==> flow/design.v <==
module axi_master_write #(
    parameter AXI_ID_WD   = 2,
    parameter AXI_DATA_WD = 32,
    parameter AXI_ADDR_WD = 32,
    parameter AXI_STRB_WD = 4
)(
    input                      M_AXI_ACLK,
    input                      M_AXI_ARESETN,    
    input                      w_cmd_valid,
    input  [AXI_ADDR_WD-1 : 0] w_cmd_addr,
    input  [AXI_ID_WD-1   : 0] w_cmd_id,
    input  [1 : 0]             w_cmd_burst,
    input  [2 : 0]             w_cmd_size,
    input  [AXI_ADDR_WD-1 : 0] w_cmd_len,
    output                     w_cmd_ready,
    output                     w_cmd_abort,
    output [AXI_ADDR_WD-1 : 0] M_AXI_AWADDR,
    output [AXI_ID_WD-1   : 0] M_AXI_AWID,
    output [1 : 0]             M_AXI_AWBURST,
    output [2 : 0]             M_AXI_AWSIZE,
    output [7 : 0]             M_AXI_AWLEN,
    output                     M_AXI_AWVALID,
    input                      M_AXI_AWREADY,
    output [AXI_DATA_WD-1 : 0] M_AXI_WDATA,
    output                     M_AXI_WLAST,
    output [AXI_STRB_WD-1 : 0] M_AXI_WSTRB,
    output                     M_AXI_WVALID,
    input                      M_AXI_WREADY,
    input  [AXI_ID_WD-1   : 0] M_AXI_BID,
    input  [1 : 0]             M_AXI_BRESP,
    input                      M_AXI_BVALID,
    output                     M_AXI_BREADY
);
localparam IW = AXI_ID_WD,
           DW = AXI_DATA_WD,
           AW = AXI_ADDR_WD,
           SW = AXI_STRB_WD;
localparam FIXED     = 2'b00,
           INCREMENT = 2'b01,
           WRAP      = 2'b10;
localparam ADDRLSB           = $clog2(DW) - 3;
localparam T_LGMAXBURST      = $clog2((4096 << 3) / DW);
localparam LGMAXBURST        = (T_LGMAXBURST < 8) ? T_LGMAXBURST : 8;
localparam LGMAX_FIXED_BURST = (T_LGMAXBURST < 4) ? T_LGMAXBURST : 4;
localparam AWT               = AW - ADDRLSB;
reg w_busy;
reg w_complete_combo;
reg pre_start;
reg start_burst_combo;
reg phantom_start;
reg [AW-1  : 0] awaddr;
reg [IW-1  : 0] awid;
reg [AWT-1 : 0] awlent;
reg [1 : 0]     awburst;
reg [2 : 0]     awsize;
reg aw_incr_burst;
reg aw_full_incr_burst;
reg aw_full_fixed_burst;
reg aw_needs_alignment;
reg            axi_awvalid;
reg [IW-1 : 0] axi_awid;
reg [AW-1 : 0] axi_awaddr;
reg [1 : 0]    axi_awburst;
reg [7 : 0]    axi_awlen;
reg [2 : 0]    axi_awsize;
reg [DW-1 : 0] axi_wdata;
reg [SW-1 : 0] axi_wstrb;
reg            axi_wlast;
reg            axi_wvalid;
reg            axi_bready;
reg [AWT-1 : 0] aw_requests_remaining;
reg [AWT-1 : 0] aw_next_remaining_combo;
reg aw_next_full_incr_burst_remaining_combo;
reg aw_none_incr_burst_remaining;
reg aw_none_incr_burst_remaining_combo;
reg aw_next_full_fixed_burst_remaining_combo;
reg aw_none_fixed_burst_remaining;
reg aw_none_fixed_burst_remaining_combo;
reg [LGMAXBURST-1 : 0] addr_align_combo;
reg [LGMAXBURST   : 0] initial_burst_len_combo;
reg [LGMAXBURST   : 0] wr_max_burst;
reg [LGMAXBURST   : 0] wr_beats_cnt;
reg axi_abort_pending;
wire w_fire     = w_cmd_valid   && w_cmd_ready;
wire awfire     = M_AXI_AWVALID && M_AXI_AWREADY;
wire wfire      = M_AXI_WVALID  && M_AXI_WREADY;
wire bfire      = M_AXI_BVALID  && M_AXI_BREADY;
wire last_wfire = M_AXI_WLAST   && wfire;
wire aw_pending = M_AXI_AWVALID && !M_AXI_AWREADY;
wire w_pending  = M_AXI_WVALID  && !M_AXI_WREADY;
always @(posedge M_AXI_ACLK) begin
    if (!M_AXI_ARESETN) begin
        w_busy <= 1'b0;
    end
    else if (w_fire) begin
        w_busy <= 1'b1;
    end
    else if (w_complete_combo) begin
        w_busy <= 1'b0;
    end
end
always @(posedge M_AXI_ACLK) begin
    if (!w_busy) begin
        pre_start <= 1'b1;
    end
    else begin
        pre_start <= 1'b0;
    end
end
always @(*) begin
    start_burst_combo = !(aw_incr_burst ? aw_none_incr_burst_remaining : aw_none_fixed_burst_remaining);
    if (!w_busy || axi_abort_pending) begin
        start_burst_combo = 1'b0;
    end
    if (axi_awvalid || pre_start) begin
        start_burst_combo = 1'b0;
    end
    if (M_AXI_WVALID && !(M_AXI_WLAST && M_AXI_WREADY)) begin
        start_burst_combo = 1'b0;
    end
end
always @(posedge M_AXI_ACLK) begin
    if (!w_busy) begin
        phantom_start <= 1'b0;
    end
    else begin
        phantom_start <= start_burst_combo;
    end
end
always @(posedge M_AXI_ACLK) begin
    if (!M_AXI_ARESETN) begin
        axi_awvalid <= 1'b0;
    end
    else if (!aw_pending) begin
        axi_awvalid <= start_burst_combo;
    end
end
always @(*) begin
    if (!w_busy) begin
        w_complete_combo = 1'b0;
    end
    else begin
        w_complete_combo = last_wfire && (aw_incr_burst ? aw_none_incr_burst_remaining : aw_none_fixed_burst_remaining);
        if (axi_abort_pending && !axi_wvalid && !axi_awvalid) begin
            w_complete_combo = 1'b1;
        end
    end
end
always @(posedge M_AXI_ACLK) begin
    if (!w_busy) begin
        axi_abort_pending <= 1'b0;
    end
    else if (bfire && M_AXI_BRESP[1]) begin
        axi_abort_pending <= 1'b1;
    end
end
always @(posedge M_AXI_ACLK) begin
    if (!M_AXI_ARESETN) begin
        awburst <= INCREMENT;
        awsize  <= 'b0;
        awlent  <= 'b0;
        awid    <= 'b0;
        awaddr  <= 'b0;
        aw_incr_burst       <= 1'b1;
        aw_full_incr_burst  <= 1'b0;
        aw_full_fixed_burst <= 1'b0; 
    end
    else if (!w_busy) begin 
        awburst <= w_cmd_burst;
        awsize  <= w_cmd_size;
        awlent  <= w_cmd_len[AW-1 : ADDRLSB];
        awid    <= w_cmd_id;
        awaddr  <= w_cmd_addr;
        aw_incr_burst       <= (w_cmd_burst == INCREMENT);
        aw_full_incr_burst  <= |w_cmd_len[AW-1 : (ADDRLSB+LGMAXBURST)];
        aw_full_fixed_burst <= |w_cmd_len[AW-1 : (ADDRLSB+LGMAX_FIXED_BURST)];
    end
end
always @(posedge M_AXI_ACLK) begin
    if (!aw_pending) begin
        axi_awburst <= awburst;
        axi_awid    <= awid;
        axi_awsize  <= awsize;
    end
end
wire [LGMAXBURST : 0] aw_align_sum = {1'b0, w_cmd_addr[(ADDRLSB+LGMAXBURST-1) : ADDRLSB]} + {1'b0, w_cmd_len[(ADDRLSB+LGMAXBURST-1) : ADDRLSB]};
always @(posedge M_AXI_ACLK) begin
    if (!w_busy) begin
        aw_needs_alignment <= 1'b0;
        if (|w_cmd_addr[(ADDRLSB+LGMAXBURST-1) : ADDRLSB]) begin
            if (|w_cmd_len[AW-1 : (LGMAXBURST+ADDRLSB)]) begin
                aw_needs_alignment <= 1'b1;
            end
            else if (aw_align_sum[LGMAXBURST]) begin
                aw_needs_alignment <= 1'b1;
            end
        end
    end
end
always @(*) begin
    addr_align_combo        = 1'b1 + (~awaddr[(ADDRLSB+LGMAXBURST-1) : ADDRLSB]);
    initial_burst_len_combo = (1 << LGMAXBURST);
    if (!aw_incr_burst) begin
        initial_burst_len_combo = (1 << LGMAX_FIXED_BURST);
        if (!aw_full_fixed_burst) begin
            initial_burst_len_combo = {1'b0, awlent[LGMAXBURST-1 : 0]};
        end
    end
    else if (aw_needs_alignment) begin
        initial_burst_len_combo = {1'b0, addr_align_combo};
    end
    else if (!aw_full_incr_burst) begin
        initial_burst_len_combo = {1'b0, awlent[LGMAXBURST-1 : 0]};
    end
end
always @(posedge M_AXI_ACLK) begin
    if (pre_start) begin
        wr_max_burst <= initial_burst_len_combo;
    end
    else if (phantom_start) begin
        if (aw_incr_burst) begin
            if (!aw_next_full_incr_burst_remaining_combo) begin
                wr_max_burst <= {1'b0, aw_next_remaining_combo[7 : 0]};
            end
            else begin
                wr_max_burst <= (1 << LGMAXBURST);
            end
        end
        else begin
            if (!aw_next_full_fixed_burst_remaining_combo) begin
                wr_max_burst <= {4'b0, aw_next_remaining_combo[3 : 0]};
            end
            else begin
                wr_max_burst <= (1 << LGMAX_FIXED_BURST);
            end
        end
    end
end
always @(posedge M_AXI_ACLK) begin
    if (!aw_pending) begin
        axi_awlen <= wr_max_burst - 1'b1;
    end
end
always @(posedge M_AXI_ACLK) begin
    if (pre_start) begin
        aw_requests_remaining         <= awlent;
        aw_none_incr_burst_remaining  <= 1'b0;
        aw_none_fixed_burst_remaining <= 1'b0;
    end
    else if (phantom_start) begin
        aw_requests_remaining         <= aw_next_remaining_combo;
        aw_none_incr_burst_remaining  <= aw_none_incr_burst_remaining_combo;
        aw_none_fixed_burst_remaining <= aw_none_fixed_burst_remaining_combo;
    end
    else if (axi_abort_pending) begin
        aw_requests_remaining         <= 'b0;
        aw_none_incr_burst_remaining  <= 1'b1;
        aw_none_fixed_burst_remaining <= 1'b1;
    end
end
always @(*) begin
    aw_next_remaining_combo                  = aw_requests_remaining - ({(LGMAXBURST+1){phantom_start}} & wr_max_burst);
    aw_next_full_incr_burst_remaining_combo  = |aw_next_remaining_combo[AWT-1 : LGMAXBURST];
    aw_next_full_fixed_burst_remaining_combo = |aw_next_remaining_combo[AWT-1 : LGMAX_FIXED_BURST];
    aw_none_incr_burst_remaining_combo       = !aw_next_full_incr_burst_remaining_combo && !(|aw_next_remaining_combo[LGMAXBURST-1 : 0]);
    aw_none_fixed_burst_remaining_combo      = !aw_next_full_fixed_burst_remaining_combo && !(|aw_next_remaining_combo[LGMAX_FIXED_BURST-1 : 0]);
end
always @(posedge M_AXI_ACLK) begin
    if (!w_busy) begin
        axi_awaddr <= w_cmd_addr;
    end
    else if (awfire) begin
        axi_awaddr[ADDRLSB-1 : 0] <= 'b0;
        if (aw_incr_burst) begin
            axi_awaddr[AW-1 : ADDRLSB] <=axi_awaddr[AW-1 : ADDRLSB] + axi_awlen + 1'b1;
        end
    end
end
always @(posedge M_AXI_ACLK) begin
    if (!M_AXI_ARESETN) begin
        axi_wvalid <= 1'b0;
    end
    else if (!w_pending) begin
        if (last_wfire) begin
            axi_wvalid <= 1'b0;
        end
        if (start_burst_combo) begin
            axi_wvalid <= 1'b1;
        end
    end
end
always @(posedge M_AXI_ACLK) begin
    if (!M_AXI_ARESETN) begin
        wr_beats_cnt  <= 'b0;
    end
    else begin
        case ({phantom_start,  wfire})
            2'b00: begin end
            2'b01: begin
                wr_beats_cnt  <= wr_beats_cnt - 1'b1;
            end
            2'b10: begin
                wr_beats_cnt  <= wr_beats_cnt + wr_max_burst;
            end
            2'b11: begin
                wr_beats_cnt  <= wr_beats_cnt + M_AXI_AWLEN;
            end
        endcase
    end
end
always @(posedge M_AXI_ACLK) begin
    if (!M_AXI_ARESETN) begin
        axi_wdata <= 'b0;
    end
    else if (wfire) begin
        axi_wdata <= axi_wdata + 1'b1;
        if (M_AXI_WLAST) begin
            axi_wdata <= 'b0;
        end
    end
end
always @(posedge M_AXI_ACLK) begin
    if (!w_busy) begin
        axi_wlast <= (awlent == 'b1);
    end
    else if (!w_pending) begin
        if (start_burst_combo) begin
            axi_wlast <= (wr_max_burst == 'b1);
        end
        else if (phantom_start) begin
            axi_wlast <= (M_AXI_AWLEN == 'b1);
        end
        else begin
            axi_wlast <= (wr_beats_cnt == 2);
        end
    end
end
always @(posedge M_AXI_ACLK) begin
    if (!w_pending) begin
        axi_wstrb <= axi_abort_pending ? 'b0 : {SW{1'b1}};
    end
end 
always @(posedge M_AXI_ACLK) begin
    if (!M_AXI_ARESETN) begin
        axi_bready <= 1'b0;
    end 
    else if (last_wfire) begin
        axi_bready <= 1'b1;
    end
    else if (bfire) begin
        axi_bready <= 1'b0;
    end
end
assign w_cmd_ready   = !w_busy && !axi_abort_pending;
assign w_cmd_abort   = axi_abort_pending;
assign M_AXI_AWVALID = axi_awvalid;
assign M_AXI_AWADDR  = axi_awaddr;
assign M_AXI_AWID    = axi_awid;
assign M_AXI_AWBURST = axi_awburst;
assign M_AXI_AWSIZE  = axi_awsize;
assign M_AXI_AWLEN   = axi_awlen;
assign M_AXI_WVALID  = axi_wvalid;
assign M_AXI_WDATA   = axi_wdata;
assign M_AXI_WSTRB   = axi_wstrb;
assign M_AXI_WLAST   = axi_wlast;
assign M_AXI_BREADY  = axi_bready;
endmodule
module axi_master_read #(
    parameter AXI_ID_WD   = 2,
    parameter AXI_DATA_WD = 32,
    parameter AXI_ADDR_WD = 32,
    parameter AXI_STRB_WD = 4
)(
    input                      M_AXI_ACLK,
    input                      M_AXI_ARESETN,    
    input                      r_cmd_valid,
    input  [AXI_ADDR_WD-1 : 0] r_cmd_addr,
    input  [AXI_ID_WD-1   : 0] r_cmd_id,
    input  [1 : 0]             r_cmd_burst,
    input  [2 : 0]             r_cmd_size,
    input  [AXI_ADDR_WD-1 : 0] r_cmd_len,
    output                     r_cmd_ready,
    output                     r_cmd_abort,
    output [AXI_ADDR_WD-1 : 0] M_AXI_ARADDR,
    output [AXI_ID_WD-1   : 0] M_AXI_ARID,
    output [1 : 0]             M_AXI_ARBURST,
    output [2 : 0]             M_AXI_ARSIZE,
    output [7 : 0]             M_AXI_ARLEN,
    output                     M_AXI_ARVALID,
    input                      M_AXI_ARREADY,
    input  [AXI_DATA_WD-1 : 0] M_AXI_RDATA,
    input                      M_AXI_RLAST,
    input  [AXI_ID_WD-1   : 0] M_AXI_RID,
    input  [1 : 0]             M_AXI_RRESP,
    input                      M_AXI_RVALID,
    output                     M_AXI_RREADY
);
localparam IW = AXI_ID_WD,
           DW = AXI_DATA_WD,
           AW = AXI_ADDR_WD,
           SW = AXI_STRB_WD;
localparam FIXED     = 2'b00,
           INCREMENT = 2'b01,
           WRAP      = 2'b10;
localparam ADDRLSB           = $clog2(DW) - 3;
localparam T_LGMAXBURST      = $clog2((4096 << 3) / DW);
localparam LGMAXBURST        = (T_LGMAXBURST < 8) ? T_LGMAXBURST : 8;
localparam LGMAX_FIXED_BURST = (T_LGMAXBURST < 4) ? T_LGMAXBURST : 4;
localparam AWT               = AW - ADDRLSB;
reg r_busy;
reg r_complete_combo;
reg pre_start;
reg start_burst_combo;
reg phantom_start;
reg [AW-1  : 0] araddr;
reg [IW-1  : 0] arid;
reg [AWT-1 : 0] arlent;
reg [1 : 0]     arburst;
reg [2 : 0]     arsize;
reg ar_incr_burst;
reg ar_full_incr_burst;
reg ar_full_fixed_burst;
reg ar_needs_alignment;
reg            axi_arvalid;
reg [IW-1 : 0] axi_arid;
reg [AW-1 : 0] axi_araddr;
reg [1 : 0]    axi_arburst;
reg [7 : 0]    axi_arlen;
reg [2 : 0]    axi_arsize;
reg            axi_rready;
reg [AWT-1 : 0] ar_requests_remaining;
reg [AWT-1 : 0] ar_next_remaining_combo;
reg ar_next_full_incr_burst_remaining_combo;
reg ar_none_incr_burst_remaining;
reg ar_none_incr_burst_remaining_combo;
reg ar_next_full_fixed_burst_remaining_combo;
reg ar_none_fixed_burst_remaining;
reg ar_none_fixed_burst_remaining_combo;
reg [LGMAXBURST-1 : 0] addr_align_combo;
reg [LGMAXBURST   : 0] initial_burst_len_combo;
reg [LGMAXBURST   : 0] rd_max_burst;
reg [9 : 0] ar_burst_outstanding;
reg         ar_last_outstanding;
reg axi_abort_pending;
wire r_fire     = r_cmd_valid   && r_cmd_ready;
wire arfire     = M_AXI_ARVALID && M_AXI_ARREADY;
wire rfire      = M_AXI_RVALID  && M_AXI_RREADY;
wire last_rfire = M_AXI_RLAST   && rfire;
wire ar_pending = M_AXI_ARVALID && !M_AXI_ARREADY;
always @(posedge M_AXI_ACLK) begin
    if (!M_AXI_ARESETN) begin
        r_busy <= 1'b0;
    end
    else if (r_fire) begin
        r_busy <= 1'b1;
    end
    else if (r_complete_combo) begin
        r_busy <= 1'b0;
    end
end
always @(posedge M_AXI_ACLK) begin
    if (!r_busy) begin
        pre_start <= 1'b1;
    end
    else begin
        pre_start <= 1'b0;
    end
end
always @(*) begin
    start_burst_combo = !(ar_incr_burst ? ar_none_incr_burst_remaining : ar_none_fixed_burst_remaining);
    if (!r_busy || axi_abort_pending) begin
        start_burst_combo = 1'b0;
    end
    if (axi_arvalid || pre_start) begin
        start_burst_combo = 1'b0;
    end
end
always @(posedge M_AXI_ACLK) begin
    if (!r_busy) begin
        phantom_start <= 1'b0;
    end
    else begin
        phantom_start <= start_burst_combo;
    end
end
always @(posedge M_AXI_ACLK) begin
    if (!M_AXI_ARESETN) begin
        axi_arvalid <= 1'b0;
    end
    else if (!ar_pending) begin
        axi_arvalid <= start_burst_combo;
    end
end
always @(*) begin
    if (!r_busy) begin
        r_complete_combo = 1'b0;
    end
    else begin
        r_complete_combo = !pre_start && !phantom_start
                        && (ar_incr_burst ? ar_none_incr_burst_remaining : ar_none_fixed_burst_remaining)
                        && ((ar_burst_outstanding == 'b0) || (last_rfire && ar_last_outstanding));
    end
end
always @(posedge M_AXI_ACLK) begin
    if (!M_AXI_ARESETN) begin
        ar_burst_outstanding <= 'b0;
        ar_last_outstanding  <= 1'b0;
    end
    else begin
        if (phantom_start && !last_rfire) begin
            ar_burst_outstanding <= ar_burst_outstanding + 1'b1;
            ar_last_outstanding  <= (ar_burst_outstanding == 1'b0);
        end
        if (last_rfire && !phantom_start) begin
            ar_burst_outstanding <= ar_burst_outstanding - 1'b1;
            ar_last_outstanding  <= (ar_burst_outstanding == 'd2);
        end
    end
end
always @(posedge M_AXI_ACLK) begin
    if (!r_busy) begin
        axi_abort_pending <= 1'b0;
    end
    else if (rfire && M_AXI_RRESP[1]) begin
        axi_abort_pending <= 1'b1;
    end
end
always @(posedge M_AXI_ACLK) begin
    if (!M_AXI_ARESETN) begin
        arburst <= INCREMENT;
        arsize  <= 'b0;
        arlent  <= 'b0;
        arid    <= 'b0;
        araddr  <= 'b0;
        ar_incr_burst       <= 1'b1;
        ar_full_incr_burst  <= 1'b0;
        ar_full_fixed_burst <= 1'b0; 
    end
    else if (!r_busy) begin 
        arburst <= r_cmd_burst;
        arsize  <= r_cmd_size;
        arlent  <= r_cmd_len[AW-1 : ADDRLSB];
        arid    <= r_cmd_id;
        araddr  <= r_cmd_addr;
        ar_incr_burst       <= (r_cmd_burst == INCREMENT);
        ar_full_incr_burst  <= |r_cmd_len[AW-1 : (ADDRLSB+LGMAXBURST)];
        ar_full_fixed_burst <= |r_cmd_len[AW-1 : (ADDRLSB+LGMAX_FIXED_BURST)];
    end
end
always @(posedge M_AXI_ACLK) begin
    if (!ar_pending) begin
        axi_arburst <= arburst;
        axi_arid    <= arid;
        axi_arsize  <= arsize;
    end
end
wire [LGMAXBURST : 0] ar_align_sum = {1'b0, r_cmd_addr[(ADDRLSB+LGMAXBURST-1) : ADDRLSB]} + {1'b0, r_cmd_len[(ADDRLSB+LGMAXBURST-1) : ADDRLSB]};
always @(posedge M_AXI_ACLK) begin
    if (!r_busy) begin
        ar_needs_alignment <= 1'b0;
        if (|r_cmd_addr[(ADDRLSB+LGMAXBURST-1) : ADDRLSB]) begin
            if (|r_cmd_len[AW-1 : (LGMAXBURST+ADDRLSB)]) begin
                ar_needs_alignment <= 1'b1;
            end
            else if (ar_align_sum[LGMAXBURST]) begin
                ar_needs_alignment <= 1'b1;
            end
        end
    end
end
always @(*) begin
    addr_align_combo        = 1'b1 + (~araddr[(ADDRLSB+LGMAXBURST-1) : ADDRLSB]);
    initial_burst_len_combo = (1 << LGMAXBURST);
    if (!ar_incr_burst) begin
        initial_burst_len_combo = (1 << LGMAX_FIXED_BURST);
        if (!ar_full_fixed_burst) begin
            initial_burst_len_combo = {1'b0, arlent[LGMAXBURST-1 : 0]};
        end
    end
    else if (ar_needs_alignment) begin
        initial_burst_len_combo = {1'b0, addr_align_combo};
    end
    else if (!ar_full_incr_burst) begin
        initial_burst_len_combo = {1'b0, arlent[LGMAXBURST-1 : 0]};
    end
end
always @(posedge M_AXI_ACLK) begin
    if (pre_start) begin
        rd_max_burst <= initial_burst_len_combo;
    end
    else if (phantom_start) begin
        if (ar_incr_burst) begin
            if (!ar_next_full_incr_burst_remaining_combo) begin
                rd_max_burst <= {1'b0, ar_next_remaining_combo[7 : 0]};
            end
            else begin
                rd_max_burst <= (1 << LGMAXBURST);
            end
        end
        else begin
            if (!ar_next_full_fixed_burst_remaining_combo) begin
                rd_max_burst <= {4'b0, ar_next_remaining_combo[3 : 0]};
            end
            else begin
                rd_max_burst <= (1 << LGMAX_FIXED_BURST);
            end
        end
    end
end
always @(posedge M_AXI_ACLK) begin
    if (!ar_pending) begin
        axi_arlen <= rd_max_burst - 1'b1;
    end
end
always @(posedge M_AXI_ACLK) begin
    if (pre_start) begin
        ar_requests_remaining         <= arlent;
        ar_none_incr_burst_remaining  <= 1'b0;
        ar_none_fixed_burst_remaining <= 1'b0;
    end
    else if (phantom_start) begin
        ar_requests_remaining         <= ar_next_remaining_combo;
        ar_none_incr_burst_remaining  <= ar_none_incr_burst_remaining_combo;
        ar_none_fixed_burst_remaining <= ar_none_fixed_burst_remaining_combo;
    end
    else if (axi_abort_pending) begin
        ar_requests_remaining         <= 'b0;
        ar_none_incr_burst_remaining  <= 1'b1;
        ar_none_fixed_burst_remaining <= 1'b1;
    end
end
always @(*) begin
    ar_next_remaining_combo                  = ar_requests_remaining - ({(LGMAXBURST+1){phantom_start}} & rd_max_burst);
    ar_next_full_incr_burst_remaining_combo  = |ar_next_remaining_combo[AWT-1 : LGMAXBURST];
    ar_next_full_fixed_burst_remaining_combo = |ar_next_remaining_combo[AWT-1 : LGMAX_FIXED_BURST];
    ar_none_incr_burst_remaining_combo       = !ar_next_full_incr_burst_remaining_combo && !(|ar_next_remaining_combo[LGMAXBURST-1 : 0]);
    ar_none_fixed_burst_remaining_combo      = !ar_next_full_fixed_burst_remaining_combo && !(|ar_next_remaining_combo[LGMAX_FIXED_BURST-1 : 0]);
end
always @(posedge M_AXI_ACLK) begin
    if (!r_busy) begin
        axi_araddr <= r_cmd_addr;
    end
    else if (arfire) begin
        axi_araddr[ADDRLSB-1 : 0] <= 'b0;
        if (ar_incr_burst) begin
            axi_araddr[AW-1 : ADDRLSB] <=axi_araddr[AW-1 : ADDRLSB] + axi_arlen + 1'b1;
        end
    end
end
always @(posedge M_AXI_ACLK) begin
    if (!M_AXI_ARESETN) begin
        axi_rready <= 1'b0;
    end 
    else if (arfire) begin
        axi_rready <= 1'b1;
    end
    else if (r_complete_combo) begin
        axi_rready <= 1'b0;
    end
end
assign r_cmd_ready   = !r_busy && !axi_abort_pending;
assign r_cmd_abort   = axi_abort_pending;
assign M_AXI_ARVALID = axi_arvalid;
assign M_AXI_ARADDR  = axi_araddr;
assign M_AXI_ARID    = axi_arid;
assign M_AXI_ARBURST = axi_arburst;
assign M_AXI_ARSIZE  = axi_arsize;
assign M_AXI_ARLEN   = axi_arlen;
assign M_AXI_RREADY  = axi_rready;
endmodule
module DMAC #(
    parameter AXI_ID_WD   = 2,
    parameter AXI_DATA_WD = 32,
    parameter AXI_ADDR_WD = 32,
    parameter AXI_STRB_WD = 4
)(
    input                      AXI_ACLK,
    input                      AXI_ARESETN,    
    input                      cmd_valid,
    input  [AXI_ADDR_WD-1 : 0] cmd_addr,
    input  [AXI_ID_WD-1   : 0] cmd_id,
    input  [1 : 0]             cmd_burst,
    input  [2 : 0]             cmd_size,
    input  [AXI_ADDR_WD-1 : 0] cmd_len,
    output                     cmd_ready,
    output                     cmd_abort,
    output [AXI_ADDR_WD-1 : 0] AXI_AWADDR,
    output [AXI_ID_WD-1   : 0] AXI_AWID,
    output [1 : 0]             AXI_AWBURST,
    output [2 : 0]             AXI_AWSIZE,
    output [7 : 0]             AXI_AWLEN,
    output                     AXI_AWVALID,
    input                      AXI_AWREADY,
    output [AXI_DATA_WD-1 : 0] AXI_WDATA,
    output [AXI_STRB_WD-1 : 0] AXI_WSTRB,
    output                     AXI_WLAST,
    output                     AXI_WVALID,
    input                      AXI_WREADY,
    input  [AXI_ID_WD-1   : 0] AXI_BID,
    input  [1 : 0]             AXI_BRESP,
    input                      AXI_BVALID,
    output                     AXI_BREADY,
    output [AXI_ADDR_WD-1 : 0] AXI_ARADDR,
    output [AXI_ID_WD-1   : 0] AXI_ARID,
    output [1 : 0]             AXI_ARBURST,
    output [2 : 0]             AXI_ARSIZE,
    output [7 : 0]             AXI_ARLEN,
    output                     AXI_ARVALID,
    input                      AXI_ARREADY,
    input  [AXI_DATA_WD-1 : 0] AXI_RDATA,
    input                      AXI_RLAST,
    input  [AXI_ID_WD-1   : 0] AXI_RID,
    input  [1 : 0]             AXI_RRESP,
    input                      AXI_RVALID,
    output                     AXI_RREADY
);
wire w_cmd_ready, r_cmd_ready;
wire w_cmd_abort, r_cmd_abort;
assign cmd_ready = w_cmd_ready && r_cmd_ready;
assign cmd_abort = w_cmd_abort || r_cmd_abort;
wire cmd_valid_both = cmd_valid && cmd_ready;
axi_master_write #(
    .AXI_ID_WD(AXI_ID_WD),
    .AXI_DATA_WD(AXI_DATA_WD),
    .AXI_ADDR_WD(AXI_ADDR_WD),
    .AXI_STRB_WD(AXI_STRB_WD)
) axi_master_write(
    .M_AXI_ACLK(AXI_ACLK),
    .M_AXI_ARESETN(AXI_ARESETN),    
    .w_cmd_valid(cmd_valid_both),
    .w_cmd_addr(cmd_addr),
    .w_cmd_id(cmd_id),
    .w_cmd_burst(cmd_burst),
    .w_cmd_size(cmd_size),
    .w_cmd_len(cmd_len),
    .w_cmd_ready(w_cmd_ready),
    .w_cmd_abort(w_cmd_abort),
    .M_AXI_AWADDR(AXI_AWADDR),
    .M_AXI_AWID(AXI_AWID),
    .M_AXI_AWBURST(AXI_AWBURST),
    .M_AXI_AWSIZE(AXI_AWSIZE),
    .M_AXI_AWLEN(AXI_AWLEN),
    .M_AXI_AWVALID(AXI_AWVALID),
    .M_AXI_AWREADY(AXI_AWREADY),
    .M_AXI_WDATA(AXI_WDATA),
    .M_AXI_WLAST(AXI_WLAST),
    .M_AXI_WSTRB(AXI_WSTRB),
    .M_AXI_WVALID(AXI_WVALID),
    .M_AXI_WREADY(AXI_WREADY),
    .M_AXI_BID(AXI_BID),
    .M_AXI_BRESP(AXI_BRESP),
    .M_AXI_BVALID(AXI_BVALID),
    .M_AXI_BREADY(AXI_BREADY)
);
axi_master_read #(
    .AXI_ID_WD(AXI_ID_WD),
    .AXI_DATA_WD(AXI_DATA_WD),
    .AXI_ADDR_WD(AXI_ADDR_WD),
    .AXI_STRB_WD(AXI_STRB_WD)
) axi_master_read(
    .M_AXI_ACLK(AXI_ACLK),
    .M_AXI_ARESETN(AXI_ARESETN),    
    .r_cmd_valid(cmd_valid_both),
    .r_cmd_addr(cmd_addr),
    .r_cmd_id(cmd_id),
    .r_cmd_burst(cmd_burst),
    .r_cmd_size(cmd_size),
    .r_cmd_len(cmd_len),
    .r_cmd_ready(r_cmd_ready),
    .r_cmd_abort(r_cmd_abort),
    .M_AXI_ARADDR(AXI_ARADDR),
    .M_AXI_ARID(AXI_ARID),
    .M_AXI_ARBURST(AXI_ARBURST),
    .M_AXI_ARSIZE(AXI_ARSIZE),
    .M_AXI_ARLEN(AXI_ARLEN),
    .M_AXI_ARVALID(AXI_ARVALID),
    .M_AXI_ARREADY(AXI_ARREADY),
    .M_AXI_RDATA(AXI_RDATA),
    .M_AXI_RLAST(AXI_RLAST),
    .M_AXI_RVALID(AXI_RVALID),
    .M_AXI_RREADY(AXI_RREADY),
    .M_AXI_RID(AXI_RID),
    .M_AXI_RRESP(AXI_RRESP)
);
endmodule
Tool chain data of DMAC:

What the tools print for DMAC, step after step.
Lines are those of the file above, counted from 1.
A cell with -- has no value.

* top module: DMAC
* clock input: AXI_ACLK
* cell library: sky130hd
* library corner: tt_025C_1v80

Word level:

Source: Yosys, flattened and elaborated, memories not mapped. Widths are those after wreduce. Registers that Yosys merges into a memory's read port (data or address) are not register bits. Print and check cells do not count. Equal cells are merged and count once.

* bits in registers: 348
* output and inout bits: 138
* input port bits: 120

* bitwise operators: 5
* mux-type cells: 75
* $add $sub $neg: 17
* equality and inequality tests: 14
* reduce/logical cells: 90

Operators by type and width (count)
* 30-bit two-way mux: 12
* 9-bit two-way mux: 14
* 26-bit OR reduction: 3
* 22-bit OR reduction: 3
* 30-bit by 1-bit adder with 30-bit output with constant B: 2
* 30-bit subtractor: 2
* 30-bit by 8-bit adder with 30-bit output: 2
* 1-bit two-way mux: 36
* 1-bit logical AND: 33
* 32-bit by 1-bit adder with 32-bit output with constant B: 1
* 32-bit two-way mux: 1
* 30-bit by 1-bit == test with 1-bit output with constant B: 1
* 9-bit parallel mux with 3-bit select: 1
* 8-bit OR reduction: 3
* 1-bit logical NOT: 23
* 2-bit nonzero test: 10
* 10-bit two-way mux: 2
* 9-bit bitwise AND: 2
* 1-bit by 8-bit adder with 8-bit output with constant A: 2
* 8-bit by 1-bit subtractor with 8-bit output with constant B: 2
* 8-bit NOT: 2
* 8-bit two-way mux: 2
* 10-bit by 1-bit adder with 10-bit output with constant B: 1
* 10-bit by 1-bit subtractor with 10-bit output with constant B: 1
* 10-bit by 2-bit == test with 1-bit output with constant B: 1
* 10-bit logical NOT: 1
* 2-bit inequality test with constant B: 5
* 5-bit two-way mux: 2

Not listed: further kinds 16, cells in them 31.

Logic depth:

Longest topological path by Yosys (ltp), each cell counted once; first at word level (registers and memories cut), then after technology mapping (sequential cells cut; the memories' decode and read muxes count).

* depth after elaboration: 8
* ABC_AREA: 0
* gate-level depth with buffers: 16
* mapped depth without buffers: 14

Mapped cells and area:

Yosys stat after the flow's synthesis: flattened, memories mapped to cells. It holds for the ABC_AREA given above (unset counts as 0); a run with the other value may have another netlist.
Totals and module areas in this step are rounded.

* mapped area: 18160 um^2
* flip-flop cells: 341
* buffers: 75
* mapped cells: 1865

Cell types
* sky130_fd_sc_hd__edfxtp_1: count 176, area in all 5.29E+03 um^2
* sky130_fd_sc_hd__dfxtp_1: count 165, area in all 3.3E+03 um^2
* sky130_fd_sc_hd__mux2i_1: count 86, area in all 860.826 um^2
* sky130_fd_sc_hd__ha_1: count 64, area in all 800.768 um^2
* sky130_fd_sc_hd__nand2_1: count 207, area in all 776.995 um^2
* sky130_fd_sc_hd__xnor2_1: count 84, area in all 735.706 um^2
* sky130_fd_sc_hd__xor2_1: count 83, area in all 726.947 um^2
* sky130_fd_sc_hd__nor2b_1: count 100, area in all 625.6 um^2
* sky130_fd_sc_hd__nor2_1: count 142, area in all 533.011 um^2
* sky130_fd_sc_hd__o21ai_0: count 102, area in all 510.49 um^2
* sky130_fd_sc_hd__a21oi_1: count 91, area in all 455.437 um^2
* sky130_fd_sc_hd__nand3_1: count 51, area in all 255.245 um^2
* sky130_fd_sc_hd__inv_1: count 61, area in all 228.97 um^2
* sky130_fd_sc_hd__a21boi_0: count 30, area in all 225.216 um^2
* sky130_fd_sc_hd__clkbuf_1: count 60, area in all 225.216 um^2
* sky130_fd_sc_hd__nor4_1: count 33, area in all 206.448 um^2
* sky130_fd_sc_hd__nor3_1: count 38, area in all 190.182 um^2
* sky130_fd_sc_hd__and2_1: count 25, area in all 156.4 um^2

Other cell types: 53; their cells: 267.
By module: a second synthesis without flattening, with its own total; a netlist apart from the flattened one above.

* cell total of the unflattened synthesis: 2026
* area (unflattened synthesis): 19300 um^2

Each row is one instance without its submodules.

Modules
* axi_master_write: instances 1, area 10400 um^2, cells 1105, seq. area 4634 um^2
* axi_master_read: instances 1, area 8886 um^2, cells 918, seq. area 3954 um^2
* DMAC: instances 1, area 18.8 um^2, cells 3, seq. area 0.0 um^2

Timing after synthesis:

OpenSTA on the mapped netlist: ideal clock, no wires. The path of least setup slack (recovery checks aside). Input and output delay are each 20% of the period. Register names are those of the netlist, which keeps one name where synthesis merged equal registers.

* kind: input to register
* start point: in AXI_WREADY
* end point: reg axi_master_write.wr_beats_cnt[8]
* path delay: 3.128 ns
* path slack: 2.072 ns
* period: 6.5 ns
* stages: 15
* time at the first pin: 1.300 ns
* input delay: 1.300 ns
* required time: 6.385 ns
* arrival: 4.313 ns
* library setup time: 0.115 ns
* synthesis period reached: 4.428 ns

"path delay" = arrival - input delay + setup time.
"stages": output pins that drive a net of the path, with the launching flip-flop's if there is one; two outputs of one cell count as two.
"synthesis period reached" is the clock period less the worst setup slack; recovery checks do not enter. This is arithmetic on one report: input and output delays are still those of the set period (20% each).
The rows between start and end are the longest chain of elaborated cells between them; the timing report does not say that the signal goes this way. Where chains are equally long, one stands for them.
Each line given opens the expression or statement behind the cell; cells for indexed reads and writes are added by Yosys, which also makes memories of some case tables.
A register here has more assigning lines than the two given.

* cell sequence: sky130_fd_sc_hd__and2_1 > sky130_fd_sc_hd__clkbuf_1 > sky130_fd_sc_hd__clkbuf_1 > sky130_fd_sc_hd__o211ai_1 > sky130_fd_sc_hd__ha_1 > sky130_fd_sc_hd__fa_1 > sky130_fd_sc_hd__a21o_1 > sky130_fd_sc_hd__a21oi_1 > sky130_fd_sc_hd__nor2b_1 > sky130_fd_sc_hd__o21a_1 > sky130_fd_sc_hd__o41ai_1 > sky130_fd_sc_hd__a211oi_1 > sky130_fd_sc_hd__a311oi_1 > sky130_fd_sc_hd__xnor2_1 > sky130_fd_sc_hd__and2_1
* length of the longest elaborated chain: 3
* elaborated cells between the ends (all ways): 6
* RTL lines with such cells: 2
* those cells by class: 3 x eq/ne; 1 x mux; 2 x reduce/logical

Ends and longest elaborated chain, after synthesis
* start: declaration: line 698 `input                      AXI_WREADY,`
* 1-bit logical AND: line 86 `wire wfire      = M_AXI_WVALID  && M_AXI_WREADY;`
* 2-bit == test: line 297 `case ({phantom_start,  wfire})`
* 9-bit parallel mux with 3-bit select: line 297
* end: assignment: line 300 `wr_beats_cnt  <= wr_beats_cnt - 1'b1;`
* end: assignment: line 303 `wr_beats_cnt  <= wr_beats_cnt + wr_max_burst;`
* end: declaration: line 82 `reg [LGMAXBURST   : 0] wr_beats_cnt;`

Path in the finished layout:

Path of least setup slack in the final report of job 1 (OpenROAD, finished layout, wires in). Where an end is a register, its clock arrival counts in the times.

* kind: register to register
* start point: reg axi_master_write.phantom_start
* end point: reg axi_master_write.wr_max_burst[0]
* library setup time: 0.17 ns
* path slack: 1.97 ns
* arrival: 4.83 ns
* time at the first pin: 0.56 ns
* stages: 12
* period: 6.4 ns
* required time: 6.79 ns

The rows between start and end are the longest chain of elaborated cells between them; the timing report does not say that the signal goes this way. Where chains are equally long, one stands for them.
A register here has more assigning lines than the two given.
Ways into the end's enable are left out, as the timed path ends at the data pin.

* cell sequence: sky130_fd_sc_hd__dfxtp_1 > sky130_fd_sc_hd__nand2_1 > sky130_fd_sc_hd__ha_1 > sky130_fd_sc_hd__or3_1 > sky130_fd_sc_hd__or4b_4 > sky130_fd_sc_hd__nor4_1 > sky130_fd_sc_hd__o211ai_1 > sky130_fd_sc_hd__xor2_1 > sky130_fd_sc_hd__o2111ai_1 > sky130_fd_sc_hd__a2111oi_4 > sky130_fd_sc_hd__o211ai_2 > sky130_fd_sc_hd__o22ai_1
* length of the longest elaborated chain: 7
* elaborated cells between the ends (all ways): 9
* RTL lines with such cells: 8
* those cells by class: 1 x add/sub; 5 x mux; 1 x logic; 2 x reduce/logical

Ends and longest elaborated chain, after layout
* start: declaration: line 50 `reg phantom_start;`
* start: assignment: line 124 `phantom_start <= 1'b0;`
* start: assignment: line 127 `phantom_start <= start_burst_combo;`
* 9-bit bitwise AND: line 262 `aw_next_remaining_combo                  = aw_requests_remaining - ({(LGMAXBURST+1){phantom_start}} & wr_max_b ...`
* 30-bit subtractor: line 262
* 26-bit OR reduction: line 264 `aw_next_full_fixed_burst_remaining_combo = |aw_next_remaining_combo[AWT-1 : LGMAX_FIXED_BURST];`
* 5-bit two-way mux: line 230 `if (!aw_next_full_fixed_burst_remaining_combo) begin`
* 9-bit two-way mux: line 221 `if (aw_incr_burst) begin`
* 9-bit two-way mux: line 220 `else if (phantom_start) begin`
* 9-bit two-way mux: line 217 `if (pre_start) begin`
* end: assignment: line 218 `wr_max_burst <= initial_burst_len_combo;`
* end: assignment: line 223 `wr_max_burst <= {1'b0, aw_next_remaining_combo[7 : 0]};`
* end: declaration: line 81 `reg [LGMAXBURST   : 0] wr_max_burst;`

Subject: flow runs of DMAC

Hi,

2 stored runs of DMAC in the flow (synthesis by Yosys, layout by OpenROAD, sky130hd cells), in arbitrary order. Constraints: input delay and output delay 20% of the set period each, output load 0.01 pF.
"allowed time less slack (worst setup path)": the worst setup path's part of the clock period (all of it between registers, 20% less for each end at a port) less its slack. A launch clock that arrives late makes it longer, a capture clock that arrives late makes it shorter.
Values from the reports are rounded here.

### Job 1

==> flow/run.sh <==
#!/bin/bash
# the make line also repeats the synthesis and layout settings of config.mk as NAME=value (left out here)
make -C /OpenROAD-flow-scripts/flow DESIGN_CONFIG=/design/flow/config.mk WORK_HOME=/design/flow/orfs CLKGATE_MAP_FILE= finish
==> flow/config.mk <==
export PLATFORM = sky130hd
export DESIGN_NAME = DMAC
export DESIGN_NICKNAME = DMAC
export VERILOG_FILES = /design/flow/design.v
export SDC_FILE = /design/flow/constraint.sdc
export NUM_CORES = 4
export LEC_CHECK = 0
export ABC_AREA = 0
export CAP_MARGIN = 25
export CELL_PAD_IN_SITES_DETAIL_PLACEMENT = 0
export CELL_PAD_IN_SITES_GLOBAL_PLACEMENT = 2
export CORE_MARGIN = 2
export CORE_UTILIZATION = 43
export GPL_ROUTABILITY_DRIVEN = 0
export GPL_TIMING_DRIVEN = 1
export MAX_ROUTING_LAYER = met4
export MIN_ROUTING_LAYER = met1
export SLEW_MARGIN = 20
==> flow/constraint.sdc <==
create_clock -name core_clock -period 6.4 [get_ports {AXI_ACLK}]
set_input_delay 1.2800 -clock core_clock [delete_from_list [all_inputs] [get_ports {AXI_ACLK}]]
set_output_delay 1.2800 -clock core_clock [all_outputs]
set_load 0.01 [all_outputs]

Results of job 1:
- Utilization in the final report: 52.8 %
- Die outline area: 43890 um^2
- Std-cell area (final layout): 22100 um^2
- Allowed time less slack (worst setup path): 4.43 ns
- Worst setup path kind: register to register
- Chip area in the Yosys report: 18160 um^2
- Lowest setup slack: 1.968 ns
- Worst hold slack in the final report: 0.431 ns

### Job 2

==> flow/run.sh <==
#!/bin/bash
# the make line also repeats the synthesis and layout settings of config.mk as NAME=value (left out here)
make -C /OpenROAD-flow-scripts/flow DESIGN_CONFIG=/design/flow/config.mk WORK_HOME=/design/flow/orfs CLKGATE_MAP_FILE= finish
==> flow/config.mk <==
export PLATFORM = sky130hd
export DESIGN_NAME = DMAC
export DESIGN_NICKNAME = DMAC
export VERILOG_FILES = /design/flow/design.v
export SDC_FILE = /design/flow/constraint.sdc
export NUM_CORES = 4
export LEC_CHECK = 0
export ABC_AREA = 0
export CAP_MARGIN = 5
export CELL_PAD_IN_SITES_DETAIL_PLACEMENT = 1
export CELL_PAD_IN_SITES_GLOBAL_PLACEMENT = 1
export CORE_MARGIN = 10
export CORE_UTILIZATION = 26
export CTS_CLUSTER_DIAMETER = 228
export CTS_CLUSTER_SIZE = 57
export GPL_ROUTABILITY_DRIVEN = 1
export GPL_TIMING_DRIVEN = 0
export HOLD_SLACK_MARGIN = 0.05
export MAX_ROUTING_LAYER = met4
export MIN_ROUTING_LAYER = met1
export PLACE_DENSITY = 0.41
export SLEW_MARGIN = 20
export TNS_END_PERCENT = 100
==> flow/constraint.sdc <==
create_clock -name core_clock -period 3.66 [get_ports {AXI_ACLK}]
set_input_delay 0.7320 -clock core_clock [delete_from_list [all_inputs] [get_ports {AXI_ACLK}]]
set_output_delay 0.7320 -clock core_clock [all_outputs]
set_load 0.01 [all_outputs]

Results of job 2:
- Utilization in the final report: 32.5 %
- Die outline area: 80810 um^2
- Std-cell area (final layout): 22380 um^2
- Allowed time less slack (worst setup path): 3.50 ns
- Worst setup path kind: register to register
- Chip area in the Yosys report: 18160 um^2
- Lowest setup slack: 0.159 ns
- Worst hold slack in the final report: 0.465 ns

Regards
